==> flow/design.v <==
module mux2(
    input           sel         ,
    input   [31:0]  data0_in    ,
    input   [31:0]  data1_in    ,
    output  [31:0]  data_out    
);
assign  data_out = (sel == 1'b1) ? data1_in : data0_in;  
endmodule
module mux3(
    input           [1:0]   sel         ,
    input           [31:0]  data0_in    ,
    input           [31:0]  data1_in    ,
    input           [31:0]  data2_in    ,
    output  reg     [31:0]  data_out    
);
always @(*)begin
    case(sel)
        2'b00 : data_out = data0_in;
        2'b01 : data_out = data1_in;
        2'b10 : data_out = data2_in;
        default : data_out = 32'd0;
    endcase
end
endmodule
module alu_add(
    input           [31:0]  data0       ,
    input           [31:0]  data1       ,
    output          [31:0]  ALU_result  
);
assign  ALU_result = data0 + data1;
endmodule
module  alu_ctrl(
    input           [3:0]   data_in     ,
    input           [1:0]   ALUOp       ,
    output  reg     [4:0]   ALU_ctl     
);
localparam  ALU_ADD     = 4'b0000   ; 
localparam  ALU_SUB     = 4'b1000   ; 
localparam  ALU_SLL     = 4'b0001   ; 
localparam  ALU_SLT     = 4'b0010   ; 
localparam  ALU_SLTU    = 4'b0011   ; 
localparam  ALU_XOR     = 4'b0100   ; 
localparam  ALU_SRL     = 4'b0101   ; 
localparam  ALU_SRA     = 4'b1101   ; 
localparam  ALU_OR      = 4'b0110   ; 
localparam  ALU_AND     = 4'b0111   ; 
localparam  R_ADD       = 5'b00000  ; 
localparam  R_SUB       = 5'b01000  ; 
localparam  R_SLL       = 5'b00001  ; 
localparam  R_SLT       = 5'b00010  ; 
localparam  R_SLTU      = 5'b00011  ; 
localparam  R_XOR       = 5'b00100  ; 
localparam  R_SRL       = 5'b00101  ; 
localparam  R_SRA       = 5'b01101  ; 
localparam  R_OR        = 5'b00110  ; 
localparam  R_AND       = 5'b00111  ; 
localparam  I_ADD       = 5'b10000  ; 
localparam  I_SUB       = 5'b11000  ; 
localparam  I_SLL       = 5'b10001  ; 
localparam  I_SLT       = 5'b10010  ; 
localparam  I_SLTU      = 5'b10011  ; 
localparam  I_XOR       = 5'b10100  ; 
localparam  I_SRL       = 5'b10101  ; 
localparam  I_SRA       = 5'b11101  ; 
localparam  I_OR        = 5'b10110  ; 
localparam  I_AND       = 5'b10111  ; 
always @(*) begin
    case(ALUOp)
        2'b00 : ALU_ctl = ALU_ADD;
        2'b01 : ALU_ctl = ALU_SUB;
        2'b10 : begin
                    if      (data_in == ALU_ADD ) ALU_ctl = R_ADD ;
                    else if (data_in == ALU_SUB ) ALU_ctl = R_SUB ;
                    else if (data_in == ALU_SLL ) ALU_ctl = R_SLL ;
                    else if (data_in == ALU_SLT ) ALU_ctl = R_SLT ;
                    else if (data_in == ALU_SLTU) ALU_ctl = R_SLTU;
                    else if (data_in == ALU_XOR ) ALU_ctl = R_XOR ;
                    else if (data_in == ALU_SRL ) ALU_ctl = R_SRL ;
                    else if (data_in == ALU_SRA ) ALU_ctl = R_SRA ;
                    else if (data_in == ALU_OR  ) ALU_ctl = R_OR  ;
                    else if (data_in == ALU_AND ) ALU_ctl = R_AND ;
                    else ALU_ctl = 4'd0;
        end
        2'b11 : begin
                    if      (data_in == ALU_ADD ) ALU_ctl = I_ADD ;
                    else if (data_in == ALU_SLL ) ALU_ctl = I_SLL ;
                    else if (data_in == ALU_SLT ) ALU_ctl = I_SLT ;
                    else if (data_in == ALU_SLTU) ALU_ctl = I_SLTU;
                    else if (data_in == ALU_XOR ) ALU_ctl = I_XOR ;
                    else if (data_in == ALU_SRL ) ALU_ctl = I_SRL ;
                    else if (data_in == ALU_SRA ) ALU_ctl = I_SRA ;
                    else if (data_in == ALU_OR  ) ALU_ctl = I_OR  ;
                    else if (data_in == ALU_AND ) ALU_ctl = I_AND ;
                    else ALU_ctl = 4'd0;
        end
        default : ALU_ctl = 4'd0;
    endcase
end
endmodule
module alu_ex(
    input           [4:0]    alu_ctl    ,
    input           [31:0]  data0       ,
    input           [31:0]  data1       ,
    input           [4:0]   shamt       ,
    output  reg     [31:0]  ALU_result  ,
    output                  Zero        
);
localparam  ALU_ADD     = 4'b0000   ; 
localparam  ALU_SUB     = 4'b1000   ; 
localparam  ALU_SLL     = 4'b0001   ; 
localparam  ALU_SLT     = 4'b0010   ; 
localparam  ALU_SLTU    = 4'b0011   ; 
localparam  ALU_XOR     = 4'b0100   ; 
localparam  ALU_SRL     = 4'b0101   ; 
localparam  ALU_SRA     = 4'b1101   ; 
localparam  ALU_OR      = 4'b0110   ; 
localparam  ALU_AND     = 4'b0111   ; 
localparam  R_ADD       = 5'b00000  ; 
localparam  R_SUB       = 5'b01000  ; 
localparam  R_SLL       = 5'b00001  ; 
localparam  R_SLT       = 5'b00010  ; 
localparam  R_SLTU      = 5'b00011  ; 
localparam  R_XOR       = 5'b00100  ; 
localparam  R_SRL       = 5'b00101  ; 
localparam  R_SRA       = 5'b01101  ; 
localparam  R_OR        = 5'b00110  ; 
localparam  R_AND       = 5'b00111  ; 
localparam  I_ADD       = 5'b10000  ; 
localparam  I_SUB       = 5'b11000  ; 
localparam  I_SLL       = 5'b10001  ; 
localparam  I_SLT       = 5'b10010  ; 
localparam  I_SLTU      = 5'b10011  ; 
localparam  I_XOR       = 5'b10100  ; 
localparam  I_SRL       = 5'b10101  ; 
localparam  I_SRA       = 5'b11101  ; 
localparam  I_OR        = 5'b10110  ; 
localparam  I_AND       = 5'b10111  ; 
wire    con_flag = (data0[31] == data1[31]) ? 1'b1 : 1'b0;
always @(*)begin
    case(alu_ctl)
        R_ADD, I_ADD : ALU_result = data0 + data1;
        R_SUB, I_SUB : ALU_result = data0 - data1;
        R_SLL : ALU_result = data0 << data1[4:0];
        I_SLL : ALU_result = data0 << shamt;
        R_SLT, I_SLT : begin
                    if(con_flag == 1'b1) begin
                        if(data0[30:0] < data1[30:0])
                            ALU_result = 32'd1;
                        else
                            ALU_result = 32'd0;
                    end
                    else begin
                        if(data0[31] == 1'b1)
                            ALU_result = 32'd1;
                        else
                            ALU_result = 32'd0;
                    end
                end
        R_SLTU, I_SLTU : begin 
                    if(data0[31:0] < data1[31:0])
                        ALU_result = 32'd1;
                    else
                        ALU_result = 32'd0;
                end
        R_XOR, I_XOR : ALU_result = data0 ^ data1;
        R_SRL : ALU_result = data0 >> data1[4:0];
        I_SRL : ALU_result = data0 >> shamt;
        R_SRA : ALU_result = ($signed(data0)) >> data1[4:0];
        I_SRA : ALU_result = ($signed(data0)) >> shamt;
        R_OR, I_OR : ALU_result = data0 | data1;
        R_AND, I_AND : ALU_result = data0 & data1;
    default : ALU_result = 32'd0;
    endcase
end
assign Zero = (ALU_result == 32'd0);
endmodule
module imm_gen(
    input       [31:0]      data_in     ,
    output  reg [31:0]      data_out    
);
localparam  I_TYPE  = 7'b0010011    ;
localparam  ID_TYPE = 7'b0000011    ;    
localparam  S_TYPE  = 7'b0100011    ;    
localparam  U_TYPE  = 7'b0110111    ;    
localparam  UA_TYPE = 7'b0010111    ;    
localparam  B_TYPE  = 7'b1100011    ;
localparam  J_TYPE  = 7'b1101111    ;    
localparam  JR_TYPE = 7'b1100111    ;    
wire    [6:0]   opcode  ;
assign opcode = data_in[6:0];
always  @(*) begin
    case (opcode)
        I_TYPE, ID_TYPE : data_out = {{20{data_in[31]}}, data_in[31:20] };
        S_TYPE          : data_out = {{20{data_in[31]}}, data_in[31:25], data_in[11:7]};
        U_TYPE, UA_TYPE : data_out = {data_in[31:12], 12'd0};
        B_TYPE          : data_out = {{19{data_in[31]}}, data_in[31], data_in[7], data_in[30:25], data_in[11:8], 1'b0};
        J_TYPE          : data_out = {{11{data_in[31]}}, data_in[31], data_in[19:12],  data_in[20], data_in[30:21], 1'b0};
        JR_TYPE         : data_out = {{20{data_in[31]}}, data_in[31:20] };
        default : data_out = 32'd0;
    endcase
end
endmodule
module  main_ctrl(
    input       [6:0]   instruct_op         ,
    input       [2:0]   instruct_func3      ,
    output  reg [1:0]   imm_add_data0_sel   ,
    output  reg [1:0]   rd_data_sel         ,
    output  reg         rd_addr_sel         ,
    output  reg         reg_wr_imm          ,
    output  reg         reg_wr_wb           ,
    output  reg         mem2reg_sel         ,
    output  reg [1:0]   exAlu_op            ,
    output  reg         mem_wr              ,
    output  reg         mem_rd              ,
    output  reg [2:0]   mem_op              ,
    output  reg         exAlu_data1_sel     
);
localparam      R_OP        = 7'b0110011    ;
localparam      LD_OP       = 7'b0000011    ;
localparam      I_OP        = 7'b0010011    ;
localparam      S_OP        = 7'b0100011    ;
localparam      B_OP        = 7'b1100011    ;
localparam      JAL_OP      = 7'b1101111    ;
localparam      JALR_OP     = 7'b1100111    ;
localparam      LUI_OP      = 7'b0110111    ;
localparam      AUIPC_OP    = 7'b0010111    ;
always @(instruct_op) begin
    case(instruct_op)
        R_OP :  begin
            reg_wr_imm        = 1'b0;
            imm_add_data0_sel = 2'b00;
            rd_data_sel       = 2'b00;
            rd_addr_sel       = 1'b0;
            reg_wr_wb         = 1'b1;
            mem2reg_sel       = 1'b1;
            exAlu_op          = 2'b10;
            mem_wr            = 1'b0;
            mem_rd            = 1'b0;
            exAlu_data1_sel   = 1'b0;
        end
        LD_OP : begin
            reg_wr_imm        = 1'b0;
            imm_add_data0_sel = 2'b00;
            rd_data_sel       = 2'b00;
            rd_addr_sel       = 1'b0;
            reg_wr_wb         = 1'b1;
            mem2reg_sel       = 1'b0;
            exAlu_op          = 2'b00;
            mem_wr            = 1'b0;
            mem_rd            = 1'b1;
            exAlu_data1_sel   = 1'b1;
        end
        I_OP : begin
            reg_wr_imm        = 1'b0;
            imm_add_data0_sel = 2'b00;
            rd_data_sel       = 2'b00;
            rd_addr_sel       = 1'b0;
            reg_wr_wb         = 1'b1;
            mem2reg_sel       = 1'b1;
            exAlu_op          = 2'b11;
            mem_wr            = 1'b0;
            mem_rd            = 1'b0;
            exAlu_data1_sel   = 1'b1;
        end
        S_OP : begin
            reg_wr_imm        = 1'b0;
            imm_add_data0_sel = 2'b00;
            rd_data_sel       = 2'b00;
            rd_addr_sel       = 1'b0;
            reg_wr_wb         = 1'b0;
            mem2reg_sel       = 1'b0;
            exAlu_op          = 2'b00;
            mem_wr            = 1'b1;
            mem_rd            = 1'b0;
            exAlu_data1_sel   = 1'b1;
        end
        B_OP : begin
            reg_wr_imm        = 1'b0;
            imm_add_data0_sel = 2'b00;
            rd_data_sel       = 2'b00;
            rd_addr_sel       = 1'b0;
            reg_wr_wb         = 1'b0;
            mem2reg_sel       = 1'b0;
            exAlu_op          = 2'b01;
            mem_wr            = 1'b0;
            mem_rd            = 1'b0;
            exAlu_data1_sel   = 1'b0;
        end
        JAL_OP : begin
            reg_wr_imm        = 1'b1;
            imm_add_data0_sel = 2'b00;
            rd_data_sel       = 2'b01;
            rd_addr_sel       = 1'b1;
            reg_wr_wb         = 1'b0;
            mem2reg_sel       = 1'b0;
            exAlu_op          = 2'b00;
            mem_wr            = 1'b0;
            mem_rd            = 1'b0;
            exAlu_data1_sel   = 1'b0;
        end
        JALR_OP : begin
            reg_wr_imm        = 1'b1;
            imm_add_data0_sel = 2'b10;
            rd_data_sel       = 2'b10;
            rd_addr_sel       = 1'b1;
            reg_wr_wb         = 1'b0;
            mem2reg_sel       = 1'b0;
            exAlu_op          = 2'b00;
            mem_wr            = 1'b0;
            mem_rd            = 1'b0;
            exAlu_data1_sel   = 1'b0;
        end
        LUI_OP : begin
            reg_wr_imm        = 1'b1;
            imm_add_data0_sel = 2'b01;
            rd_data_sel       = 2'b10;
            rd_addr_sel       = 1'b1;
            reg_wr_wb         = 1'b0;
            mem2reg_sel       = 1'b0;
            exAlu_op          = 2'b00;
            mem_wr            = 1'b0;
            mem_rd            = 1'b0;
            exAlu_data1_sel   = 1'b0;
        end
        AUIPC_OP : begin
            reg_wr_imm        = 1'b1;
            imm_add_data0_sel = 2'b00;
            rd_data_sel       = 2'b10;
            rd_addr_sel       = 1'b1;
            reg_wr_wb         = 1'b0;
            mem2reg_sel       = 1'b0;
            exAlu_op          = 2'b00;
            mem_wr            = 1'b0;
            mem_rd            = 1'b0;
            exAlu_data1_sel   = 1'b0;
        end
        default : begin
            reg_wr_imm        = 1'b0;
            imm_add_data0_sel = 2'b00;
            rd_data_sel       = 2'b00;
            rd_addr_sel       = 1'b0;
            reg_wr_wb         = 1'b0;
            mem2reg_sel       = 1'b0;
            exAlu_op          = 2'b00;
            mem_wr            = 1'b0;
            mem_rd            = 1'b0;
            exAlu_data1_sel   = 1'b0;
        end
    endcase
end
always @(*)begin
    case(instruct_op)
        LD_OP,S_OP : mem_op = instruct_func3;
        default : mem_op = 3'd0;
    endcase
end
endmodule
module hazard_detec(
    input   [31:0]  rs_reg1_rdata       ,
    input   [31:0]  rs_reg2_rdata       ,
    input   [31:0]  instruct_data_in    ,
    output  reg     ctrl_mux_sel        ,
    output  reg     if_flush            ,
    output  reg     pc_mux_sel          ,
    output  reg     pc_stop             
);
localparam      J_TYPE  = 7'b1101111    ;
localparam      B_TYPE  = 7'b1100011    ;
localparam      BEQ     = 3'b000        ;
localparam      BNE     = 3'b001        ;
localparam      BLT     = 3'b100        ;
localparam      BGE     = 3'b101        ;
localparam      BLTU    = 3'b110        ;
localparam      BGEU    = 3'b111        ;
always @(*)begin
    if(instruct_data_in[6:0] == B_TYPE)begin
        case(instruct_data_in[14:12])
            BEQ : if(rs_reg1_rdata == rs_reg2_rdata)    begin
                ctrl_mux_sel = 1'b1;
                if_flush     = 1'b1;
                pc_mux_sel   = 1'b1;
                pc_stop      = 1'b1; 
            end
            else begin
                ctrl_mux_sel = 1'b0;
                if_flush     = 1'b0;
                pc_mux_sel   = 1'b0;
                pc_stop      = 1'b0;
            end
            BNE : if(rs_reg1_rdata != rs_reg2_rdata)    begin
                ctrl_mux_sel = 1'b1;
                if_flush     = 1'b1;
                pc_mux_sel   = 1'b1;
                pc_stop      = 1'b1;
            end
            else begin
                ctrl_mux_sel = 1'b0;
                if_flush     = 1'b0;
                pc_mux_sel   = 1'b0;
                pc_stop      = 1'b0;
            end
            BLT : if(rs_reg1_rdata < rs_reg2_rdata)    begin
                ctrl_mux_sel = 1'b1;
                if_flush     = 1'b1;
                pc_mux_sel   = 1'b1;
                pc_stop      = 1'b1;
            end
            else begin
                ctrl_mux_sel = 1'b0;
                if_flush     = 1'b0;
                pc_mux_sel   = 1'b0;
                pc_stop      = 1'b0;
            end
            BGE : if(rs_reg1_rdata > rs_reg2_rdata)    begin
                ctrl_mux_sel = 1'b1;
                if_flush     = 1'b1;
                pc_mux_sel   = 1'b1;
                pc_stop      = 1'b1;
            end
            else begin
                ctrl_mux_sel = 1'b0;
                if_flush     = 1'b0;
                pc_mux_sel   = 1'b0;
                pc_stop      = 1'b0;
            end
            BLTU : if(rs_reg1_rdata < rs_reg2_rdata)    begin
                ctrl_mux_sel = 1'b1;
                if_flush     = 1'b1;
                pc_mux_sel   = 1'b1;
                pc_stop      = 1'b1;
            end
            else begin
                ctrl_mux_sel = 1'b0;
                if_flush     = 1'b0;
                pc_mux_sel   = 1'b0;
                pc_stop      = 1'b0;
            end
            BGEU : if(rs_reg1_rdata > rs_reg2_rdata)    begin
                ctrl_mux_sel = 1'b1;
                if_flush     = 1'b1;
                pc_mux_sel   = 1'b1;
                pc_stop      = 1'b1;
            end
            else begin
                ctrl_mux_sel = 1'b0;
                if_flush     = 1'b0;
                pc_mux_sel   = 1'b0;
                pc_stop      = 1'b0;
            end
            default :  begin
                ctrl_mux_sel = 1'b0;
                if_flush     = 1'b0;
                pc_mux_sel   = 1'b0;
                pc_stop      = 1'b0;
            end
        endcase
    end
    else if(instruct_data_in[6:0] == J_TYPE ) begin
        ctrl_mux_sel = 1'b1;
        if_flush     = 1'b1;
        pc_mux_sel   = 1'b1;
        pc_stop      = 1'b1;
    end
    else begin
        ctrl_mux_sel = 1'b0;
        if_flush     = 1'b0;
        pc_mux_sel   = 1'b0;
        pc_stop      = 1'b0;
    end
end
endmodule
module forward_unit(
    input       [4:0]   rs_reg1_addr        ,
    input       [4:0]   rs_reg2_addr        ,
    input       [4:0]   id_ex_rs_reg1_addr  ,
    input       [4:0]   id_ex_rs_reg2_addr  ,
    input       [4:0]   ex_mem_wb_addr      ,
    input       [4:0]   mem_wb_addr         ,
    input       [31:0]  ex_mem_alu_result   ,
    input       [31:0]  mem_wb_alu_result   ,
    input               ex_mem_reg_wr       ,
    input               mem_wb_reg_wr       ,
    input               ex_mem_mem_wr       ,
    output  reg [1:0]   forwardA            ,
    output  reg [1:0]   forwardB            ,
    output  reg         forwardC            ,
    output  reg [1:0]   forwardD            
);
always @(*)begin
    if(ex_mem_reg_wr == 1'b1 && ex_mem_wb_addr != 5'd0 && ex_mem_wb_addr == id_ex_rs_reg1_addr)
        forwardA = 2'b10;
    else if(mem_wb_reg_wr == 1'b1 && mem_wb_addr != 5'd0 && 
          !(ex_mem_reg_wr == 1'b1 && (ex_mem_wb_addr != 5'd0) && (ex_mem_wb_addr == id_ex_rs_reg1_addr)) && 
          (mem_wb_addr == id_ex_rs_reg1_addr))
        forwardA = 2'b01;
    else
        forwardA = 2'b00;
end
always @(*)begin
    if(ex_mem_reg_wr == 1'b1 && ex_mem_wb_addr != 5'd0 && ex_mem_wb_addr == id_ex_rs_reg2_addr)
        forwardB = 2'b10;
    else if(mem_wb_reg_wr == 1'b1 && mem_wb_addr != 5'd0 && 
          !(ex_mem_reg_wr == 1'b1 && (ex_mem_wb_addr != 5'd0) && (ex_mem_wb_addr == id_ex_rs_reg2_addr)) && 
          (mem_wb_addr == id_ex_rs_reg2_addr))
        forwardB = 2'b01;
    else
        forwardB = 2'b00;
end
always @(*)begin
    if(ex_mem_mem_wr == 1'b1 && ex_mem_alu_result != 32'b0 && (ex_mem_alu_result == mem_wb_alu_result))
        forwardC = 1'b1;
    else
        forwardC = 1'b0;
end
always @(*)begin
    if(mem_wb_reg_wr == 1'b1 && mem_wb_addr != 5'd0)
        if(mem_wb_addr == rs_reg1_addr)
            forwardD = 2'b01;
        else if(mem_wb_addr == rs_reg2_addr)
            forwardD = 2'b10;
        else
            forwardD = 2'b00;
    else
        forwardD = 2'b00;
end
endmodule
module regfile(
   input                    clk             ,
   input                    rst_n           ,
   input                    wr_reg_en       ,
   input            [4:0]   wr_reg_addr     ,
   input            [31:0]  wr_wdata        ,
   input            [1:0]   forwardD        ,
   input            [4:0]   rs_reg1_addr    ,
   input            [4:0]   rs_reg2_addr    ,
   output   reg     [31:0]  rs_reg1_rdata   ,
   output   reg     [31:0]  rs_reg2_rdata   
);
reg [31:0]  reg_bank    [0:31]  ;
always @(posedge clk or negedge rst_n)begin
    if(!rst_n) begin
        reg_bank[0] <= 32'd0;
        reg_bank[1] <= 32'd0;
        reg_bank[2] <= 32'd0;
        reg_bank[3] <= 32'd0;
        reg_bank[4] <= 32'd0;
        reg_bank[5] <= 32'd0;
        reg_bank[6] <= 32'd0;
        reg_bank[7] <= 32'd0;
        reg_bank[8] <= 32'd0;
        reg_bank[9] <= 32'd0;
        reg_bank[10] <= 32'd0;
        reg_bank[11] <= 32'd0;
        reg_bank[12] <= 32'd0;
        reg_bank[13] <= 32'd0;
        reg_bank[14] <= 32'd0;
        reg_bank[15] <= 32'd0;
        reg_bank[16] <= 32'd0;
        reg_bank[17] <= 32'd0;
        reg_bank[18] <= 32'd0;
        reg_bank[19] <= 32'd0;
        reg_bank[20] <= 32'd0;
        reg_bank[21] <= 32'd0;
        reg_bank[22] <= 32'd0;
        reg_bank[23] <= 32'd0;
        reg_bank[24] <= 32'd0;
        reg_bank[25] <= 32'd0;
        reg_bank[26] <= 32'd0;
        reg_bank[27] <= 32'd0;
        reg_bank[28] <= 32'd0;
        reg_bank[29] <= 32'd0;
        reg_bank[30] <= 32'd0;
        reg_bank[31] <= 32'd0;
    end
    else if (wr_reg_en == 1'b1)begin
        case(wr_reg_addr)
            5'd0 : reg_bank[0] <= wr_wdata;
            5'd1 : reg_bank[1] <= wr_wdata;
            5'd2 : reg_bank[2] <= wr_wdata;
            5'd3 : reg_bank[3] <= wr_wdata;
            5'd4 : reg_bank[4] <= wr_wdata;
            5'd5 : reg_bank[5] <= wr_wdata;
            5'd6 : reg_bank[6] <= wr_wdata;
            5'd7 : reg_bank[7] <= wr_wdata;
            5'd8 : reg_bank[8] <= wr_wdata;
            5'd9 : reg_bank[9] <= wr_wdata;
            5'd10 : reg_bank[10] <= wr_wdata;
            5'd11 : reg_bank[11] <= wr_wdata;
            5'd12 : reg_bank[12] <= wr_wdata;
            5'd13 : reg_bank[13] <= wr_wdata;
            5'd14 : reg_bank[14] <= wr_wdata;
            5'd15 : reg_bank[15] <= wr_wdata;
            5'd16 : reg_bank[16] <= wr_wdata;
            5'd17 : reg_bank[17] <= wr_wdata;
            5'd18 : reg_bank[18] <= wr_wdata;
            5'd19 : reg_bank[19] <= wr_wdata;
            5'd20 : reg_bank[20] <= wr_wdata;
            5'd21 : reg_bank[21] <= wr_wdata;
            5'd22 : reg_bank[22] <= wr_wdata;
            5'd23 : reg_bank[23] <= wr_wdata;
            5'd24 : reg_bank[24] <= wr_wdata;
            5'd25 : reg_bank[25] <= wr_wdata;
            5'd26 : reg_bank[26] <= wr_wdata;
            5'd27 : reg_bank[27] <= wr_wdata;
            5'd28 : reg_bank[28] <= wr_wdata;
            5'd29 : reg_bank[29] <= wr_wdata;
            5'd30 : reg_bank[30] <= wr_wdata;
            5'd31 : reg_bank[31] <= wr_wdata;
        endcase
    end
end
always @(posedge clk or negedge rst_n)begin
    if(!rst_n) begin
        rs_reg1_rdata <= 32'd0;
    end
    else if(forwardD == 2'd1)
        rs_reg1_rdata <= wr_wdata;
    else
        rs_reg1_rdata <= reg_bank[rs_reg1_addr];
end
always @(posedge clk or negedge rst_n)begin
    if(!rst_n) begin
        rs_reg2_rdata <= 32'd0;
    end
    else if(forwardD == 2'd2)
        rs_reg2_rdata <= wr_wdata;
    else
        rs_reg2_rdata <= reg_bank[rs_reg2_addr];
end
endmodule
module if_id(
    input               clk                     ,
    input               rstn                    ,
    input               if_flush                ,
    input       [31:0]  PC_line_in              ,
    input       [31:0]  instruct_data_line_in   ,
    output  reg [31:0]  PC_line_out             ,
    output      [31:0]  instruct_data_line_out      
);
always @(posedge clk or negedge rstn) begin
    if(!rstn)
        PC_line_out <= 32'd0;
    else if(if_flush == 1'b1)
        PC_line_out <= 32'd0;
    else
        PC_line_out <= PC_line_in;
end
assign  instruct_data_line_out = instruct_data_line_in;
endmodule
module id_ex(
    input               clk                         ,
    input               rstn                        ,
    input               reg_wr_line_in              ,
    input               mem2reg_sel_line_in         ,
    input               mem_wr_line_in              ,
    input               mem_rd_line_in              ,
    input       [2:0]   mem_op_line_in              ,
    input       [1:0]   exAlu_op_line_in            ,
    input               exAlu_data1_sel_line_in     ,
    input       [31:0]  reg1_data_line_in           ,
    input       [31:0]  reg2_data_line_in           ,
    input       [31:0]  imm_gen_data_line_in        ,
    input       [3:0]   instruct_alu_ctrl_line_in   ,
    input       [4:0]   reg_wb_addr_line_in         ,
    input       [4:0]   rs_reg1_addr_line_in        ,
    input       [4:0]   rs_reg2_addr_line_in        ,
    output  reg         reg_wr_line_out             ,
    output  reg         mem2reg_sel_line_out        ,
    output  reg         mem_wr_line_out             ,
    output  reg         mem_rd_line_out             ,
    output  reg [2:0]   mem_op_line_out             ,
    output  reg [1:0]   exAlu_op_line_out           ,
    output  reg         exAlu_data1_sel_line_out    ,
    output      [31:0]  reg1_data_line_out          ,
    output      [31:0]  reg2_data_line_out          ,
    output  reg [31:0]  imm_gen_data_line_out       ,
    output  reg [3:0]   instruct_alu_ctrl_line_out  ,
    output  reg [4:0]   reg_wb_addr_line_out        ,
    output  reg [4:0]   rs_reg1_addr_line_out       ,
    output  reg [4:0]   rs_reg2_addr_line_out
);
always @(posedge clk or negedge rstn) begin
    if(!rstn) begin
        reg_wr_line_out          <= 1'd0;
        mem2reg_sel_line_out     <= 1'd0;
        mem_wr_line_out          <= 1'd0;
        mem_rd_line_out          <= 1'd0;
        mem_op_line_out          <= 3'd0;
        exAlu_op_line_out        <= 2'd0;
        exAlu_data1_sel_line_out <= 1'd0;
    end
    else begin
        reg_wr_line_out         <= reg_wr_line_in         ;
        mem2reg_sel_line_out    <= mem2reg_sel_line_in    ;
        mem_wr_line_out         <= mem_wr_line_in         ;
        mem_rd_line_out         <= mem_rd_line_in         ;
        mem_op_line_out         <= mem_op_line_in         ;
        exAlu_op_line_out       <= exAlu_op_line_in       ;
        exAlu_data1_sel_line_out<= exAlu_data1_sel_line_in;
    end
end
assign reg1_data_line_out = reg1_data_line_in;
assign reg2_data_line_out = reg2_data_line_in;
always @(posedge clk or negedge rstn) begin
    if(!rstn)
        imm_gen_data_line_out <= 32'd0;
    else
        imm_gen_data_line_out <= imm_gen_data_line_in;
end
always @(posedge clk or negedge rstn) begin
    if(!rstn)
        instruct_alu_ctrl_line_out <= 4'd0;
    else
        instruct_alu_ctrl_line_out <= instruct_alu_ctrl_line_in;
end
always @(posedge clk or negedge rstn) begin
    if(!rstn)
        reg_wb_addr_line_out <= 5'd0;
    else
        reg_wb_addr_line_out <= reg_wb_addr_line_in;
end
always @(posedge clk or negedge rstn) begin
    if(!rstn) begin
       rs_reg1_addr_line_out <= 5'd0;
       rs_reg2_addr_line_out <= 5'd0;
    end
    else begin
       rs_reg1_addr_line_out <= rs_reg1_addr_line_in;
       rs_reg2_addr_line_out <= rs_reg2_addr_line_in;
    end
end
endmodule
module ex_mem(
    input               clk                         ,
    input               rstn                        ,
    input               reg_wr_line_in              ,
    input               mem2reg_sel_line_in         ,
    input               mem_wr_line_in              ,
    input               mem_rd_line_in              ,
    input       [2:0]   mem_op_line_in              ,
    input       [31:0]  alu_ex_result_line_in       ,
    input       [31:0]  reg2_data_line_in           ,
    input       [4:0]   reg_wb_addr_line_in         ,
    output  reg         reg_wr_line_out             ,
    output  reg         mem2reg_sel_line_out        ,
    output  reg         mem_wr_line_out             ,
    output  reg         mem_rd_line_out             ,
    output  reg [2:0]   mem_op_line_out             ,
    output  reg [31:0]  alu_ex_result_line_out      ,
    output  reg [31:0]  reg2_data_line_out          ,
    output  reg [4:0]   reg_wb_addr_line_out        
);
always @(posedge clk or negedge rstn) begin
    if(!rstn) begin
        reg_wr_line_out     <= 1'd0;
        mem2reg_sel_line_out<= 1'd0;
        mem_wr_line_out     <= 1'd0;
        mem_rd_line_out     <= 1'd0;
        mem_op_line_out     <= 3'd0;
    end
    else begin
        reg_wr_line_out     <= reg_wr_line_in     ;
        mem2reg_sel_line_out<= mem2reg_sel_line_in;
        mem_wr_line_out     <= mem_wr_line_in     ;
        mem_rd_line_out     <= mem_rd_line_in     ;
        mem_op_line_out     <= mem_op_line_in     ;
    end
end
always @(posedge clk or negedge rstn) begin
    if(!rstn) begin
        alu_ex_result_line_out  <= 32'd0;
    end
    else begin
        alu_ex_result_line_out  <= alu_ex_result_line_in;
    end
end
always @(posedge clk or negedge rstn) begin
    if(!rstn)
        reg2_data_line_out <= 32'd0;
    else
        reg2_data_line_out <= reg2_data_line_in;
end
always @(posedge clk or negedge rstn) begin
    if(!rstn)
        reg_wb_addr_line_out <= 5'd0;
    else
        reg_wb_addr_line_out <= reg_wb_addr_line_in;
end
endmodule
module mem_wb(
    input               clk                         ,
    input               rstn                        ,
    input               reg_wr_line_in              ,
    input               mem2reg_sel_line_in         ,
    input       [31:0]  ram_data_out_line_in        ,
    input       [31:0]  alu_ex_result_line_in       ,
    input       [4:0]   reg_wb_addr_line_in         ,
    output  reg         reg_wr_line_out             ,
    output  reg         mem2reg_sel_line_out        ,
    output  reg [31:0]  ram_data_out_line_out       ,
    output  reg [31:0]  alu_ex_result_line_out      ,
    output  reg [4:0]   reg_wb_addr_line_out        
);
always @(posedge clk or negedge rstn) begin
    if(!rstn) begin
        reg_wr_line_out     <= 1'd0;
        mem2reg_sel_line_out<= 1'd0;
    end
    else begin
        reg_wr_line_out     <= reg_wr_line_in     ;
        mem2reg_sel_line_out<= mem2reg_sel_line_in;
    end
end
always @(*) begin
        ram_data_out_line_out <= ram_data_out_line_in;
end
always @(posedge clk or negedge rstn) begin
    if(!rstn)
        alu_ex_result_line_out <= 31'd0;
    else
        alu_ex_result_line_out <= alu_ex_result_line_in;
end
always @(posedge clk or negedge rstn) begin
    if(!rstn)
        reg_wb_addr_line_out <= 5'd0;
    else
        reg_wb_addr_line_out <= reg_wb_addr_line_in;
end
endmodule
module wrap_iram(
    input                   sclk        ,
    input                   mem_wr      ,
    input                   mem_rd      ,
    input           [31:0]  addr        ,
    input           [31:0]  wdata       ,
    output          [31:0]  rdata       ,
    output                  sram_cs     ,
    output          [11:0]  sram_addr   ,
    input           [31:0]  sram_rdata  
);
wire            ram_cs      ;
wire    [3:0]   ram_we      ;
wire    [11:0]   ram_addr   ;
wire    [31:0]  ram_wdata   ;
wire    [31:0]  ram_rdata   ;
assign  ram_cs  = mem_wr | mem_rd;
assign  ram_addr= addr[13:2];
assign  ram_we  = 4'b0000   ;
assign  rdata   = ram_rdata ;
assign ram_wdata = 32'd0;
assign  sram_cs    = ram_cs    ;
assign  sram_addr  = ram_addr  ;
assign  ram_rdata  = sram_rdata;
endmodule
module wrap_dram(
    input                   sclk        ,
    input                   rstn        ,
    input                   mem_wr      ,
    input                   mem_rd      ,
    input           [2:0]   mem_op      ,
    input           [31:0]  addr        ,
    input           [31:0]  wdata       ,
    output  reg     [31:0]  rdata       ,
    output                  sram_cs     ,
    output          [3:0]   sram_we     ,
    output          [11:0]  sram_addr   ,
    output          [31:0]  sram_wdata  ,
    input           [31:0]  sram_rdata  
);
localparam  SB_TYPE = 3'b000    ;
localparam  SH_TYPE = 3'b001    ;
localparam  SW_TYPE = 3'b010    ;
localparam  LB_TYPE = 3'b000    ;
localparam  LH_TYPE = 3'b001    ;
localparam  LW_TYPE = 3'b010    ;
localparam  LBU_TYPE = 3'b100   ;
localparam  LHU_TYPE = 3'b101   ;
wire            ram_cs      ;
reg     [3:0]   ram_we      ;
wire    [11:0]   ram_addr    ;
reg     [31:0]  ram_wdata   ;
wire    [31:0]  ram_rdata   ;
assign  ram_cs = mem_wr || mem_rd;
assign  ram_addr = addr[13:2];
always @(*)begin
    if(mem_wr)
        case(mem_op)
            SB_TYPE : ram_we = 4'b0001 << addr[1:0];
            SH_TYPE : ram_we = 4'b0011 << addr[1:0];
            SW_TYPE : ram_we = 4'b1111;
            default : ram_we = 4'b0000;
        endcase
    else
        ram_we = 4'b0000;
end
always @(*)begin
        case(mem_op)
            SB_TYPE : begin
                if(addr[1:0] == 2'b00)
                    ram_wdata = {24'd0, wdata[7:0]};
                else if(addr[1:0] == 2'b01)
                    ram_wdata = {16'd0, wdata[7:0],8'd0};
                else if(addr[1:0] == 2'b10)
                    ram_wdata = {8'd0, wdata[7:0],16'd0};
                else if(addr[1:0] == 2'b11)
                    ram_wdata = {wdata[7:0],24'd0};
                else 
                    ram_wdata = 32'd0;
            end
            SH_TYPE : begin
                if(addr[1:0] == 2'b00)
                    ram_wdata = {16'd0, wdata[15:0]};
                else if(addr[1:0] == 2'b10)
                    ram_wdata = {wdata[15:0],16'd0};
                else 
                    ram_wdata = 32'd0;
            end
            SW_TYPE : ram_wdata = wdata;
            default : ram_wdata = 32'd0;
        endcase
end
reg     [2:0]   mem_op_r    ;
reg     [1:0]   addr_low2_r ;
always @(posedge sclk or negedge rstn) begin
    if(!rstn) begin
        mem_op_r <= 3'd0;
        addr_low2_r <= 2'b0;
    end
    else begin
        mem_op_r <= mem_op;
        addr_low2_r <= addr[1:0];        
    end
end
always @(*)begin
    case(mem_op_r)
        LB_TYPE : begin
            if(addr_low2_r == 2'b00)
                rdata = {{24{ram_rdata[7]}},ram_rdata[7:0]};
            else if(addr_low2_r == 2'b01)
                rdata = {{24{ram_rdata[15]}},ram_rdata[15:8]};
            else if(addr_low2_r == 2'b10)
                rdata = {{24{ram_rdata[23]}},ram_rdata[23:16]};
            else if(addr_low2_r == 2'b11)
                rdata = {{24{ram_rdata[31]}},ram_rdata[31:24]};
            else
                rdata = 32'd0;
        end
        LH_TYPE : begin
            if(addr_low2_r == 2'b00)
                rdata = {{16{ram_rdata[15]}},ram_rdata[15:0]};
            else if(addr_low2_r == 2'b10)
                rdata = {{16{ram_rdata[31]}},ram_rdata[31:16]};
            else
                rdata = 32'd0;
        end
        LW_TYPE : rdata = ram_rdata;
        LBU_TYPE : begin
            if(addr_low2_r == 2'b00)
                rdata = {24'd0,ram_rdata[7:0]};
            else if(addr_low2_r == 2'b01)
                rdata = {24'd0,ram_rdata[15:8]};
            else if(addr_low2_r == 2'b10)
                rdata = {24'd0,ram_rdata[23:16]};
            else if(addr_low2_r == 2'b11)
                rdata = {24'd0,ram_rdata[31:24]};
            else
                rdata = 32'd0;
        end
        LHU_TYPE : begin
            if(addr_low2_r == 2'b00)
                rdata = {16'd0,ram_rdata[15:0]};
            else if(addr_low2_r == 2'b10)
                rdata = {16'd0,ram_rdata[31:16]};
            else
                rdata = 32'd0;
        end
        default : rdata = 32'd0;
    endcase
end
assign  sram_cs    = ram_cs    ;
assign  sram_we    = ram_we    ;
assign  sram_addr  = ram_addr  ;
assign  sram_wdata = ram_wdata ;
assign  ram_rdata  = sram_rdata;
endmodule
module riscv_core(
    input           sys_clk         ,
    input           sys_rst_n       ,
    output  reg     led_test        ,
    output          iram_cs         ,
    output  [11:0]  iram_addr       ,
    input   [31:0]  iram_rdata      ,
    output          dram_cs         ,
    output  [3:0]   dram_we         ,
    output  [11:0]  dram_addr       ,
    output  [31:0]  dram_wdata      ,
    input   [31:0]  dram_rdata      
);
reg     [31:0]  PC                          ;
wire    [31:0]  alu_add4_data               ; 
wire    [31:0]  pc_mux_data                 ;
wire    [31:0]  alu_imm_data                ;
wire    [31:0]  instruct_data               ;
wire    [31:0]  PC_line2_out                ;
wire    [31:0]  instruct_data_line2_out     ;
wire    [6:0]   instruct_op                 ;
wire    [2:0]   instruct_func3              ;
wire            ctrl_mux_sel                ;
wire            if_flush                    ;
wire            pc_mux_sel                  ;
wire            pc_stop                     ;
wire    [1:0]   imm_add_data0_sel           ;
wire    [1:0]   rd_data_sel                 ;
wire            rd_addr_sel                 ;
wire            reg_wr_imm                  ;
wire            reg_wr_wb                   ;
wire            mem2reg_sel                 ;
wire    [1:0]   exAlu_op                    ;
wire            mem_wr                      ;
wire            mem_rd                      ;
wire    [2:0]   mem_op                      ;
wire            exAlu_data1_sel             ;
wire            ctrl_mux_reg_wr             ;
wire            ctrl_mux_mem2reg_sel        ;
wire    [1:0]   ctrl_mux_exAlu_op           ;
wire            ctrl_mux_mem_wr             ;
wire            ctrl_mux_mem_rd             ;
wire    [2:0]   ctrl_mux_mem_op             ;
wire            ctrl_mux_exAlu_data1_sel    ;
wire    [4:0]   rs_reg1_addr                ;  
wire    [4:0]   rs_reg2_addr                ;  
wire    [31:0]  rs_reg1_rdata               ;
wire    [31:0]  rs_reg2_rdata               ;
wire    [31:0]  rd_wdata_mux                ;
wire    [4:0]   rd_addr_mux                 ;
wire            reg_wr_mux                  ;
wire    [31:0]  imm_gen_data                ;
wire    [3:0]   instruct_alu_ctrl           ;
wire    [4:0]   instruct_reg_wb_addr        ;
wire            reg_wr_line3_out            ;
wire            mem2reg_sel_line3_out       ;
wire            mem_wr_line3_out            ;
wire            mem_rd_line3_out            ;
wire    [2:0]   mem_op_line3_out            ;
wire    [1:0]   exAlu_op_line3_out          ;
wire            exAlu_data1_sel_line3_out   ;
wire    [31:0]  reg1_data_line3_out         ;
wire    [31:0]  reg2_data_line3_out         ;
wire    [31:0]  imm_gen_data_line3_out      ;
wire    [3:0]   instruct_alu_ctrl_line3_out ;
wire    [4:0]   reg_wb_addr_line3_out       ;
wire    [4:0]   rs_reg1_addr_line3_out      ;
wire    [4:0]   rs_reg2_addr_line3_out      ;
wire    [31:0]  forwardA_mux_out            ;
wire    [31:0]  forwardB_mux_out            ;
wire    [31:0]  alu_data2_mux               ;
wire    [31:0]  alu_ex_result               ;
wire    [4:0]   ALU_ctl                     ;
wire            reg_wr_line4_out            ;
wire            mem2reg_sel_line4_out       ;
wire            mem_wr_line4_out            ;
wire            mem_rd_line4_out            ;
wire    [2:0]   mem_op_line4_out            ;
wire    [31:0]  alu_ex_result_line4_out     ;
wire    [31:0]  reg2_data_line4_out         ;
wire    [4:0]   reg_wb_addr_line4_out       ;
wire    [31:0]  ram_data_out                ;
wire            reg_wr_line5_out            ;
wire            mem2reg_sel_line5_out       ;
wire    [31:0]  ram_data_out_line5_out      ;
wire    [31:0]  alu_ex_result_line5_out     ;
wire    [4:0]   reg_wb_addr_line5_out       ;
wire    [31:0]  mem2reg_data_back           ;
wire            alu_ex_zero                 ;
wire    [1:0]   forwardA                    ;
wire    [1:0]   forwardB                    ;
wire            forwardC                    ;
wire    [1:0]   forwardD                    ;
always @(posedge sys_clk or negedge sys_rst_n) begin
    if(!sys_rst_n)
        led_test <= 1'b1  ;
    else if(PC == 32'h1000)
        led_test <= ~led_test  ;
end
mux2     u_mux_imm(
    .sel                        ( pc_mux_sel                    ),
    .data0_in                   ( alu_add4_data                 ),
    .data1_in                   ( alu_imm_data                  ),
    .data_out                   ( pc_mux_data                   )
);
always @(posedge sys_clk or negedge sys_rst_n) begin
    if(!sys_rst_n)
        PC <= 32'd0;
    else
        PC <= pc_mux_data;
end
alu_add     u_alu_add_4(
    .data0                      ( 32'd4                         ),
    .data1                      ( PC                            ),
    .ALU_result                 ( alu_add4_data                 )
);
wrap_iram   u_wrap_iram(
    .sclk                       ( sys_clk                       ),
    .mem_wr                     ( 1'b0                          ),
    .mem_rd                     ( !if_flush                     ),
    .addr                       ( PC                            ),
    .wdata                      ( 32'd0                         ),
    .rdata                      ( instruct_data                 ),
    .sram_cs                    ( iram_cs                       ),
    .sram_addr                  ( iram_addr                     ),
    .sram_rdata                 ( iram_rdata                    )
);
if_id       u_if_id(
    .clk                        ( sys_clk                       ),
    .rstn                       ( sys_rst_n                     ),
    .if_flush                   ( if_flush                      ),
    .PC_line_in                 ( PC                            ),
    .instruct_data_line_in      ( instruct_data                 ),
    .PC_line_out                ( PC_line2_out                  ),
    .instruct_data_line_out     ( instruct_data_line2_out       )    
);
wire    [31:0]  imm_add_mux_data    ;        
hazard_detec        u_hazard_detec(
    .rs_reg1_rdata              ( rs_reg1_rdata                 ),
    .rs_reg2_rdata              ( rs_reg2_rdata                 ),
    .instruct_data_in           ( instruct_data_line2_out       ),
    .ctrl_mux_sel               ( ctrl_mux_sel                  ),
    .if_flush                   ( if_flush                      ),
    .pc_mux_sel                 ( pc_mux_sel                    ),
    .pc_stop                    ( pc_stop                       )
);
mux3        u_mux_imm_add(
    .sel                        ( imm_add_data0_sel             ),
    .data0_in                   ( PC_line2_out                  ),
    .data1_in                   ( 32'd0                         ),
    .data2_in                   ( rs_reg1_rdata                 ),
    .data_out                   ( imm_add_mux_data              )
);
alu_add     u_alu_add_imm(
    .data0                      ( imm_add_mux_data              ),
    .data1                      ( imm_gen_data                  ),
    .ALU_result                 ( alu_imm_data                  )
);
assign  instruct_op = instruct_data_line2_out[6:0];
assign  instruct_func3 = instruct_data_line2_out[14:12];
main_ctrl    u_main_ctrl(
    .instruct_op                ( instruct_op                   ),
    .instruct_func3             ( instruct_func3                ),
    .imm_add_data0_sel          ( imm_add_data0_sel             ),
    .rd_data_sel                ( rd_data_sel                   ),
    .rd_addr_sel                ( rd_addr_sel                   ),
    .reg_wr_imm                 ( reg_wr_imm                    ),
    .reg_wr_wb                  ( reg_wr_wb                     ),
    .mem2reg_sel                ( mem2reg_sel                   ),
    .exAlu_op                   ( exAlu_op                      ),
    .mem_wr                     ( mem_wr                        ),
    .mem_rd                     ( mem_rd                        ),
    .mem_op                     ( mem_op                        ),
    .exAlu_data1_sel            ( exAlu_data1_sel               ) 
);
wire    [31:0]  ctrl_mux_data0_in   = {22'd0,reg_wr_wb, mem2reg_sel, exAlu_op, mem_wr, mem_rd, mem_op, exAlu_data1_sel};
wire    [31:0]  ctrl_mux_data_out   ;
mux2 u_crtl_mux(
    .sel                        ( ctrl_mux_sel                  ),
    .data0_in                   ( ctrl_mux_data0_in             ),
    .data1_in                   ( 32'd0                         ),
    .data_out                   ( ctrl_mux_data_out             )
);
assign ctrl_mux_reg_wr           = ctrl_mux_data_out[9]  ;
assign ctrl_mux_mem2reg_sel      = ctrl_mux_data_out[8]  ;
assign ctrl_mux_exAlu_op         = ctrl_mux_data_out[7:6];
assign ctrl_mux_mem_wr           = ctrl_mux_data_out[5]  ;
assign ctrl_mux_mem_rd           = ctrl_mux_data_out[4]  ;
assign ctrl_mux_mem_op           = ctrl_mux_data_out[3:1];
assign ctrl_mux_exAlu_data1_sel  = ctrl_mux_data_out[0]  ;
assign rs_reg1_addr = instruct_data_line2_out[19:15];
assign rs_reg2_addr = instruct_data_line2_out[24:20];
mux3     u_mux_rd_data(
    .sel                        ( rd_data_sel               ),
    .data0_in                   ( mem2reg_data_back         ),
    .data1_in                   ( PC                        ),
    .data2_in                   ( alu_imm_data              ),
    .data_out                   ( rd_wdata_mux              )
);
assign rd_addr_mux = rd_addr_sel ? instruct_reg_wb_addr : reg_wb_addr_line5_out;
assign  reg_wr_mux = reg_wr_imm || reg_wr_line5_out;
regfile     u_regfile(
   .clk                         ( sys_clk                       ),
   .rst_n                       ( sys_rst_n                     ),
   .wr_reg_en                   ( reg_wr_mux                    ),
   .wr_reg_addr                 ( rd_addr_mux                   ),
   .wr_wdata                    ( rd_wdata_mux                  ),
   .forwardD                    ( forwardD                      ),
   .rs_reg1_addr                ( rs_reg1_addr                  ),
   .rs_reg2_addr                ( rs_reg2_addr                  ),
   .rs_reg1_rdata               ( rs_reg1_rdata                 ),
   .rs_reg2_rdata               ( rs_reg2_rdata                 )
);
imm_gen     u_imm_gen(
    .data_in                    (instruct_data_line2_out        ),
    .data_out                   (imm_gen_data                   )
);
assign  instruct_alu_ctrl   = {instruct_data_line2_out[30], instruct_data_line2_out[14:12]};
assign  instruct_reg_wb_addr= instruct_data_line2_out[11:7];
id_ex       u_id_ex(
    .clk                        ( sys_clk                       ),
    .rstn                       ( sys_rst_n                     ),
    .reg_wr_line_in             ( ctrl_mux_reg_wr               ),
    .mem2reg_sel_line_in        ( ctrl_mux_mem2reg_sel          ),
    .mem_wr_line_in             ( ctrl_mux_mem_wr               ),
    .mem_rd_line_in             ( ctrl_mux_mem_rd               ),
    .mem_op_line_in             ( ctrl_mux_mem_op               ),
    .exAlu_op_line_in           ( ctrl_mux_exAlu_op             ),
    .exAlu_data1_sel_line_in    ( ctrl_mux_exAlu_data1_sel      ),
    .reg1_data_line_in          ( rs_reg1_rdata                 ),
    .reg2_data_line_in          ( rs_reg2_rdata                 ),
    .imm_gen_data_line_in       ( imm_gen_data                  ),
    .instruct_alu_ctrl_line_in  ( instruct_alu_ctrl             ),
    .reg_wb_addr_line_in        ( instruct_reg_wb_addr          ),
    .rs_reg1_addr_line_in       ( rs_reg1_addr                  ),
    .rs_reg2_addr_line_in       ( rs_reg2_addr                  ),
    .reg_wr_line_out            ( reg_wr_line3_out              ),
    .mem2reg_sel_line_out       ( mem2reg_sel_line3_out         ),
    .mem_wr_line_out            ( mem_wr_line3_out              ),
    .mem_rd_line_out            ( mem_rd_line3_out              ),
    .mem_op_line_out            ( mem_op_line3_out              ),
    .exAlu_op_line_out          ( exAlu_op_line3_out            ),
    .exAlu_data1_sel_line_out   ( exAlu_data1_sel_line3_out     ),
    .reg1_data_line_out         ( reg1_data_line3_out           ),
    .reg2_data_line_out         ( reg2_data_line3_out           ),
    .imm_gen_data_line_out      ( imm_gen_data_line3_out        ),
    .instruct_alu_ctrl_line_out ( instruct_alu_ctrl_line3_out   ),
    .reg_wb_addr_line_out       ( reg_wb_addr_line3_out         ),
    .rs_reg1_addr_line_out      ( rs_reg1_addr_line3_out        ),
    .rs_reg2_addr_line_out      ( rs_reg2_addr_line3_out        )
);
wire    [4:0]   shamt_data = rs_reg2_addr_line3_out ;
mux3    u_forwardA_mux(
    .sel                        ( forwardA                  ),
    .data0_in                   ( reg1_data_line3_out       ),
    .data1_in                   ( mem2reg_data_back         ),
    .data2_in                   ( alu_ex_result_line4_out   ),
    .data_out                   ( forwardA_mux_out          )
);
mux3    u_forwardB_mux(
    .sel                        ( forwardB                  ),
    .data0_in                   ( reg2_data_line3_out       ),
    .data1_in                   ( mem2reg_data_back         ),
    .data2_in                   ( alu_ex_result_line4_out   ),
    .data_out                   ( forwardB_mux_out          )
);
mux2     u_mux_alu_d2(
    .sel                        ( exAlu_data1_sel_line3_out ),
    .data0_in                   ( forwardB_mux_out          ),
    .data1_in                   ( imm_gen_data_line3_out    ),
    .data_out                   ( alu_data2_mux             )
);
alu_ctrl u_alu_ctrl(
    .data_in                    ( instruct_alu_ctrl_line3_out   ),
    .ALUOp                      ( exAlu_op_line3_out            ),
    .ALU_ctl                    ( ALU_ctl                       )
);
alu_ex     u_alu_ex(
    .alu_ctl                    ( ALU_ctl                   ),
    .data0                      ( forwardA_mux_out          ),
    .data1                      ( alu_data2_mux             ),
    .shamt                      ( shamt_data                ),
    .ALU_result                 ( alu_ex_result             ),
    .Zero                       ( alu_ex_zero               )
);
ex_mem      u_ex_mem(
    .clk                        ( sys_clk                   ),
    .rstn                       ( sys_rst_n                 ),
    .reg_wr_line_in             ( reg_wr_line3_out          ),
    .mem2reg_sel_line_in        ( mem2reg_sel_line3_out     ),
    .mem_wr_line_in             ( mem_wr_line3_out          ),
    .mem_rd_line_in             ( mem_rd_line3_out          ),
    .mem_op_line_in             ( mem_op_line3_out          ),
    .alu_ex_result_line_in      ( alu_ex_result             ),
    .reg2_data_line_in          ( reg2_data_line3_out       ),
    .reg_wb_addr_line_in        ( reg_wb_addr_line3_out     ),
    .reg_wr_line_out            ( reg_wr_line4_out          ),
    .mem2reg_sel_line_out       ( mem2reg_sel_line4_out     ),
    .mem_wr_line_out            ( mem_wr_line4_out          ),
    .mem_rd_line_out            ( mem_rd_line4_out          ),
    .mem_op_line_out            ( mem_op_line4_out          ),
    .alu_ex_result_line_out     ( alu_ex_result_line4_out   ),
    .reg2_data_line_out         ( reg2_data_line4_out       ),
    .reg_wb_addr_line_out       ( reg_wb_addr_line4_out     )
);
wire    [31:0]      dram_wdata_mux  ;
mux2     u_mux_dram_wdata(
    .sel                        ( forwardC                  ),
    .data0_in                   ( reg2_data_line4_out       ),
    .data1_in                   ( mem2reg_data_back         ),
    .data_out                   ( dram_wdata_mux            )
);
wrap_dram   u_wrap_dram(
    .sclk                       ( sys_clk                   ),
    .rstn                       ( sys_rst_n                 ),
    .mem_wr                     ( mem_wr_line4_out          ),
    .mem_rd                     ( mem_rd_line4_out          ),
    .mem_op                     ( mem_op_line4_out          ),
    .addr                       ( alu_ex_result_line4_out   ),
    .wdata                      ( dram_wdata_mux            ),
    .rdata                      ( ram_data_out              ),
    .sram_cs                    ( dram_cs                   ),
    .sram_we                    ( dram_we                   ),
    .sram_addr                  ( dram_addr                 ),
    .sram_wdata                 ( dram_wdata                ),
    .sram_rdata                 ( dram_rdata                )
);
mem_wb  u_mem_wb(
    .clk                        ( sys_clk                   ),
    .rstn                       ( sys_rst_n                 ),
    .reg_wr_line_in             ( reg_wr_line4_out          ),
    .mem2reg_sel_line_in        ( mem2reg_sel_line4_out     ),
    .ram_data_out_line_in       ( ram_data_out              ),
    .alu_ex_result_line_in      ( alu_ex_result_line4_out   ),
    .reg_wb_addr_line_in        ( reg_wb_addr_line4_out     ),
    .reg_wr_line_out            ( reg_wr_line5_out          ),
    .mem2reg_sel_line_out       ( mem2reg_sel_line5_out     ),
    .ram_data_out_line_out      ( ram_data_out_line5_out    ),
    .alu_ex_result_line_out     ( alu_ex_result_line5_out   ),
    .reg_wb_addr_line_out       ( reg_wb_addr_line5_out     )
);
mux2     u_mux_mem2reg(
    .sel                        ( mem2reg_sel_line5_out     ),
    .data0_in                   ( ram_data_out_line5_out    ),
    .data1_in                   ( alu_ex_result_line5_out   ),
    .data_out                   ( mem2reg_data_back         )
);
forward_unit    u_forward_unit(
    .rs_reg1_addr               ( rs_reg1_addr              ),
    .rs_reg2_addr               ( rs_reg2_addr              ),
    .id_ex_rs_reg1_addr         ( rs_reg1_addr_line3_out    ),
    .id_ex_rs_reg2_addr         ( rs_reg2_addr_line3_out    ),
    .ex_mem_wb_addr             ( reg_wb_addr_line4_out     ),
    .mem_wb_addr                ( reg_wb_addr_line5_out     ),
    .ex_mem_alu_result          ( alu_ex_result_line4_out   ),
    .mem_wb_alu_result          ( alu_ex_result_line5_out   ),
    .ex_mem_reg_wr              ( reg_wr_line4_out          ),
    .mem_wb_reg_wr              ( reg_wr_line5_out          ),
    .ex_mem_mem_wr              ( mem_wr_line4_out          ),
    .forwardA                   ( forwardA                  ),
    .forwardB                   ( forwardB                  ),
    .forwardC                   ( forwardC                  ),
    .forwardD                   ( forwardD                  )
);
endmodule
== Step by step through the tools: riscv_core ==
What the tools print for riscv_core, step after step.
Lines are those of the file above, counted from 1.
Library cell names are shortened.
The mark -- stands for no value.

* Design top: riscv_core
* Clock input: sys_clk
* Library: sky130hd
* Timing corner: tt_025C_1v80

== Word level ==
Source: Yosys, flattened and elaborated. Widths are those after wreduce. Registers that Yosys merges into a memory's read port (data or address) are not register bits. Print and check cells do not count.

* Register bits after elaboration: 1,334
* Word-level cells: 424
* Output and inout port bits: 63
* Input bits: 66

* Reductions and logical operators: 82
* Equal/unequal tests: 170
* Shift operators: 8
* Order comparisons: 4
* Bitwise operators: 4
* Muxes and demuxes: 89
* Add/subtract/negate cells: 4

{| class="wikitable"
|+ Operators with widths
! kind !! number
|-
| parallel mux 32 bit (select 32 bit) || 2
|-
| two-way mux 32 bit || 24
|-
| parallel mux 32 bit (select 13 bit) || 1
|-
| parallel mux 32 bit (select 3 bit) || 4
|-
| parallel mux 32 bit (select 5 bit) || 2
|-
| == test 5 bit (second input constant) || 58
|-
| == test 5 x 4 -> 1 bit (second input constant) || 26
|-
| right shift 32 x 5 -> 32 bit || 4
|-
| two-way mux 5 bit || 19
|-
| == test 5 x 3 -> 1 bit (second input constant) || 16
|-
| AND reduction 2 bit || 32
|-
| adder 32 bit || 2
|-
| less-than comparator 32 bit || 2
|-
| == test 32 bit || 2
|-
| << shifter 32 x 5 -> 32 bit || 2
|-
| parallel mux 32 bit (select 2 bit) || 1
|-
| == test 5 x 2 -> 1 bit (second input constant) || 8
|-
| adder 3 x 32 -> 32 bit (first input constant) || 1
|-
| == test 32 x 13 -> 1 bit (second input constant) || 1
|-
| subtractor 32 bit || 1
|-
| > comparator 32 bit || 1
|-
| != test 32 bit || 1
|-
| bitwise AND 32 bit || 1
|-
| OR 32 bit || 1
|-
| XOR 32 bit || 1
|-
| nonzero test 32 bit || 1
|-
| less-than comparator 31 bit || 1
|-
| == test 5 bit || 6
|}

Other operator kinds: 41; their cells: 140.

== Logic depth ==
Depth = most cells in a row (Yosys ltp): at word level without a register or memory, in the mapped netlist without a sequential cell, where the memories' decode and read muxes count.

* Depth in word-level cells: 15
* ABC_AREA: 0
* Depth in mapped cells: 23
* Gate-level depth less buffers: 20

== Synthesis result ==
Yosys stat after the flow's synthesis: flattened, memories mapped to cells. It holds for the ABC_AREA given above (unset counts as 0); a run with the other value may have another netlist.

{| class="wikitable"
|+ Cell types
! type !! number !! area in all (um^2)
|-
| dfrtp_1 || 1,331 || 3.33E+04
|-
| a21oi_1 || 1,024 || 5.12E+03
|-
| nor2_1 || 1,134 || 4.26E+03
|-
| a22o_1 || 377 || 3.3E+03
|-
| a221oi_1 || 364 || 3.19E+03
|-
| a22oi_1 || 376 || 2.82E+03
|-
| clkbuf_1 || 668 || 2.51E+03
|-
| o21ai_0 || 443 || 2.22E+03
|-
| ha_1 || 163 || 2.04E+03
|-
| mux2i_1 || 196 || 1.96E+03
|-
| nand2_1 || 517 || 1.94E+03
|-
| nand4_1 || 157 || 982.192
|-
| nand3_1 || 138 || 690.662
|-
| o32a_1 || 66 || 660.634
|-
| xor2_1 || 75 || 656.88
|-
| inv_1 || 169 || 634.358
|-
| a21o_1 || 79 || 593.069
|-
| mux2_2 || 52 || 585.562
|}

Not listed: further types 73, cells in them 870.

* Flip-flops: 1,332
* Sequential part of the area: 0.0333332 mm^2
* Standard cells after synthesis: 8,199
* Synthesis area: 0.0739171 mm^2
* Buffer cells: 740

The figures by module come from a second, unflattened synthesis with its own total; it is not the netlist above.

* Cell total of the unflattened synthesis: 8,177
* Area total of the unflattened synthesis: 0.0856346 mm^2

Each row is one instance without its submodules.

{| class="wikitable"
|+ Modules
! module !! cells !! area (mm^2) !! times used
|-
| regfile || 4,566 || 0.0540881 || 1
|-
| alu_ex || 1,619 || 0.0103399 || 1
|-
| alu_add || 241 || 0.0017442 || 2
|-
| mux3 || 77 || 0.000787 || 4
|-
| mux2 || 36 || 0.0005443 || 5
|-
| id_ex || 125 || 0.0020069 || 1
|-
| ex_mem || 76 || 0.0019018 || 1
|-
| wrap_dram || 204 || 0.0016078 || 1
|-
| if_id || 99 || 0.0012637 || 1
|-
| mem_wb || 71 || 0.0012162 || 1
|-
| riscv_core || 54 || 0.000991 || 1
|-
| hazard_detec || 131 || 0.0009021 || 1
|-
| forward_unit || 106 || 0.0008308 || 1
|-
| imm_gen || 68 || 0.0004805 || 1
|}

Modules not listed: 3.

== Path before layout ==
OpenSTA on the mapped netlist: ideal clock, no wires. The path of least setup slack (recovery checks aside). Input and output delay are each 20% of the period. Register names are those of the netlist, which keeps one name where synthesis merged equal registers.

* Kind: input port to flip-flop
* Start point: input port iram_rdata[5]
* End point: register u_regfile.reg_bank[0][30]
* Library setup time: 141 ps
* Slack: 3,299 ps
* Arrival: 6,560 ps
* Delay of the path: 4,701 ps
* Clock period: 10,000 ps
* Driving pins on the path: 20
* Time at the first pin: 2,000 ps
* Buffers on the path: 5
* Period reached after synthesis: 6,701 ps

"delay of the path" is the arrival time less input delay plus setup time.
"driving pins on the path": output pins that drive a net of the path, with the launching flip-flop's if there is one; two outputs of one cell count as two.
"period reached after synthesis" is the clock period less the worst setup slack; recovery checks do not enter. This is arithmetic on one report: input and output delays are still those of the set period (20% each).

* Cells stage by stage: clkbuf_1 nand3b_1 nor3_1 clkbuf_1 or2_2 clkbuf_1 a21o_1 ha_1 clkbuf_1 a21o_1 a21oi_1 o21ai_0 a311o_1 a211o_1 a31oi_1 o21ai_0 a31oi_1 mux2i_1 clkbuf_1 a31oi_1
* Elaborated cells between the ends (all ways): 28
* Classes of those cells: add/sub: 1; eq/ne: 11; mux: 7; reduce/logical: 9

{| class="wikitable"
|+ Ends and longest elaborated chain, after synthesis
! what !! RTL line !! source
|-
| from (decl) || 992 || <nowiki>input   [31:0]  iram_rdata      ,</nowiki>
|-
| to (assign) || 542 || <nowiki>reg_bank[0] <= 32'd0;</nowiki>
|-
| to (assign) || 577 || <nowiki>5'd0 : reg_bank[0] <= wr_wdata;</nowiki>
|-
| to (decl) || 539 || <nowiki>reg [31:0]  reg_bank    [0:31]  ;</nowiki>
|}

No chain of elaborated cells between the ends is given.
Some nets on the timed path still bear RTL names; the line given drives or declares the net.

{| class="wikitable"
|+ Nets with RTL names, path after synthesis
! net !! RTL line !! source
|-
| imm_gen_data[15] || 192 || <nowiki>case (opcode)</nowiki>
|}

== Timing after layout ==
Path of least setup slack in the final report of stored run 1 (OpenROAD, finished layout, wires in). Where an end is a register, its clock arrival counts in the times.
The report prints the path's times to 10 ps; the period is as set.

* Kind: input port to output port
* Start point: input port dram_rdata[31]
* End point: output port dram_wdata[30]
* Slack: 3,520 ps
* Buffers on the path: 2
* Arrival: 5,920 ps
* Driving pins on the path: 9
* External output delay: 2,360 ps
* Time at the first pin: 2,360 ps
* Clock period: 11,800 ps

Between the ends stands the longest chain of elaborated cells between them, by number of cells; it is not shown to be the way that was timed. Of several equally long chains one is given.
Each line given opens the expression or statement behind the cell; cells for indexed reads and writes are added by Yosys, which also makes memories of some case tables.

* Cells stage by stage: clkdlybuf4s50_1 mux4_2 and2_4 a221oi_1 o21ai_0 mux2i_1 o22a_1 o21ai_0 clkdlybuf4s50_1
* Cells in the longest elaborated chain: 10
* Elaborated cells between the ends (all ways): 12
* Source lines of those cells: 11
* Classes of those cells: mux: 12

{| class="wikitable"
|+ Ends and longest elaborated chain, after layout
! what !! RTL line !! source
|-
| from (decl) || 997 || <nowiki>input   [31:0]  dram_rdata</nowiki>
|-
| two-way mux 32 bit || 943 || <nowiki>else if(addr_low2_r == 2'b11)</nowiki>
|-
| two-way mux 32 bit || 941 || <nowiki>else if(addr_low2_r == 2'b10)</nowiki>
|-
| two-way mux 32 bit || 939 || <nowiki>else if(addr_low2_r == 2'b01)</nowiki>
|-
| two-way mux 32 bit || 937 || <nowiki>if(addr_low2_r == 2'b00)</nowiki>
|-
| parallel mux 32 bit (select 5 bit) || 935 || <nowiki>case(mem_op_r)</nowiki>
|-
| two-way mux 32 bit x2 || 7 || <nowiki>assign  data_out = (sel == 1'b1) ? data1_in : data0_in;</nowiki>
|-
| two-way mux 32 bit || 913 || <nowiki>else if(addr[1:0] == 2'b10)</nowiki>
|-
| two-way mux 32 bit || 911 || <nowiki>if(addr[1:0] == 2'b00)</nowiki>
|-
| parallel mux 32 bit (select 3 bit) || 897 || <nowiki>case(mem_op)</nowiki>
|-
| to (decl) || 996 || <nowiki>output  [31:0]  dram_wdata      ,</nowiki>
|}

# Flow runs of riscv_core

Measured data: module riscv_core, platform sky130hd, 4 stored runs of the flow under differing settings, order arbitrary. Input and output delays are each 20% of the period that was set; the output load is 0.01 pF.
"achieved period": clock period set for the run, less the worst setup slack. It is reckoned from that one timing run; input and output delays stay at 20% of the period that was set.
"critical path time" is the time allowed to the run's worst setup path (the clock period less input and output delay, where it has them) less its slack. Clock arrival times count: a late capture clock shortens it, a late launch clock lengthens it.
"total power after layout": no workload was simulated; the value follows from the tool's default switching activity.
"critical path time" is given in steps of 10 ps.

=== Stored run 1 ===
{| class="wikitable"
! Setting !! Value
|-
| CELL_PAD_IN_SITES_DETAIL_PLACEMENT || 1
|-
| CELL_PAD_IN_SITES_GLOBAL_PLACEMENT || 1
|-
| CORE_UTILIZATION || 30
|-
| GPL_ROUTABILITY_DRIVEN || 1
|-
| PLACE_DENSITY || 0.45
|-
| period_ns || 11.8
|-
| CAP_MARGIN || 20
|-
| CORE_MARGIN || 2
|-
| SLEW_MARGIN || 20
|-
! Result !! Value
|-
| Total power after layout || 14,628 uW
|-
| Total negative slack || 0 ps
|-
| Smallest hold slack || 348 ps
|-
| Utilization after layout || 35.0%
|-
| Full die area || 0.250375 mm^2
|-
| Area of the synthesized netlist || 0.0739171 mm^2
|-
| Setup slack of the worst path || 3,522 ps
|-
| Achieved period || 8,278 ps
|-
| Critical path time || 3,560 ps
|-
| Worst path kind || input port to output port
|-
| Standard-cell area after routing || 0.0859111 mm^2
|}

=== Stored run 2 ===
{| class="wikitable"
! Setting !! Value
|-
| CAP_MARGIN || 5
|-
| CELL_PAD_IN_SITES_DETAIL_PLACEMENT || 2
|-
| CELL_PAD_IN_SITES_GLOBAL_PLACEMENT || 0
|-
| CORE_ASPECT_RATIO || 0.64
|-
| CORE_UTILIZATION || 61
|-
| GPL_ROUTABILITY_DRIVEN || 1
|-
| MAX_ROUTING_LAYER || met4
|-
| MIN_ROUTING_LAYER || met1
|-
| PLACE_DENSITY_LB_ADDON || 0.08
|-
| TNS_END_PERCENT || 25
|-
| period_ns || 5.59
|-
| CORE_MARGIN || 2
|-
| SLEW_MARGIN || 20
|}
No final report: placement broke off with a tool error.

=== Stored run 3 ===
{| class="wikitable"
! Setting !! Value
|-
| CELL_PAD_IN_SITES_DETAIL_PLACEMENT || 1
|-
| CELL_PAD_IN_SITES_GLOBAL_PLACEMENT || 1
|-
| CORE_UTILIZATION || 59
|-
| GPL_ROUTABILITY_DRIVEN || 1
|-
| GPL_TIMING_DRIVEN || 1
|-
| PLACE_DENSITY || 0.39
|-
| SLEW_MARGIN || 35
|-
| TNS_END_PERCENT || 95
|-
| period_ns || 5.68
|-
| CAP_MARGIN || 20
|-
| CORE_MARGIN || 2
|}
No final report: routing broke off with GRT-0116.

=== Stored run 4 ===
{| class="wikitable"
! Setting !! Value
|-
| ABC_AREA || 0
|-
| CAP_MARGIN || 40
|-
| CELL_PAD_IN_SITES_DETAIL_PLACEMENT || 1
|-
| CELL_PAD_IN_SITES_GLOBAL_PLACEMENT || 1
|-
| CORE_UTILIZATION || 65
|-
| GPL_ROUTABILITY_DRIVEN || 1
|-
| GPL_TIMING_DRIVEN || 0
|-
| HOLD_SLACK_MARGIN || 0.21
|-
| MIN_ROUTING_LAYER || met1
|-
| SETUP_SLACK_MARGIN || 1.94
|-
| TNS_END_PERCENT || 10
|-
| period_ns || 9.87
|-
| CORE_MARGIN || 2
|-
| SLEW_MARGIN || 20
|}
No final report: clock tree synthesis broke off with DPL-0033.
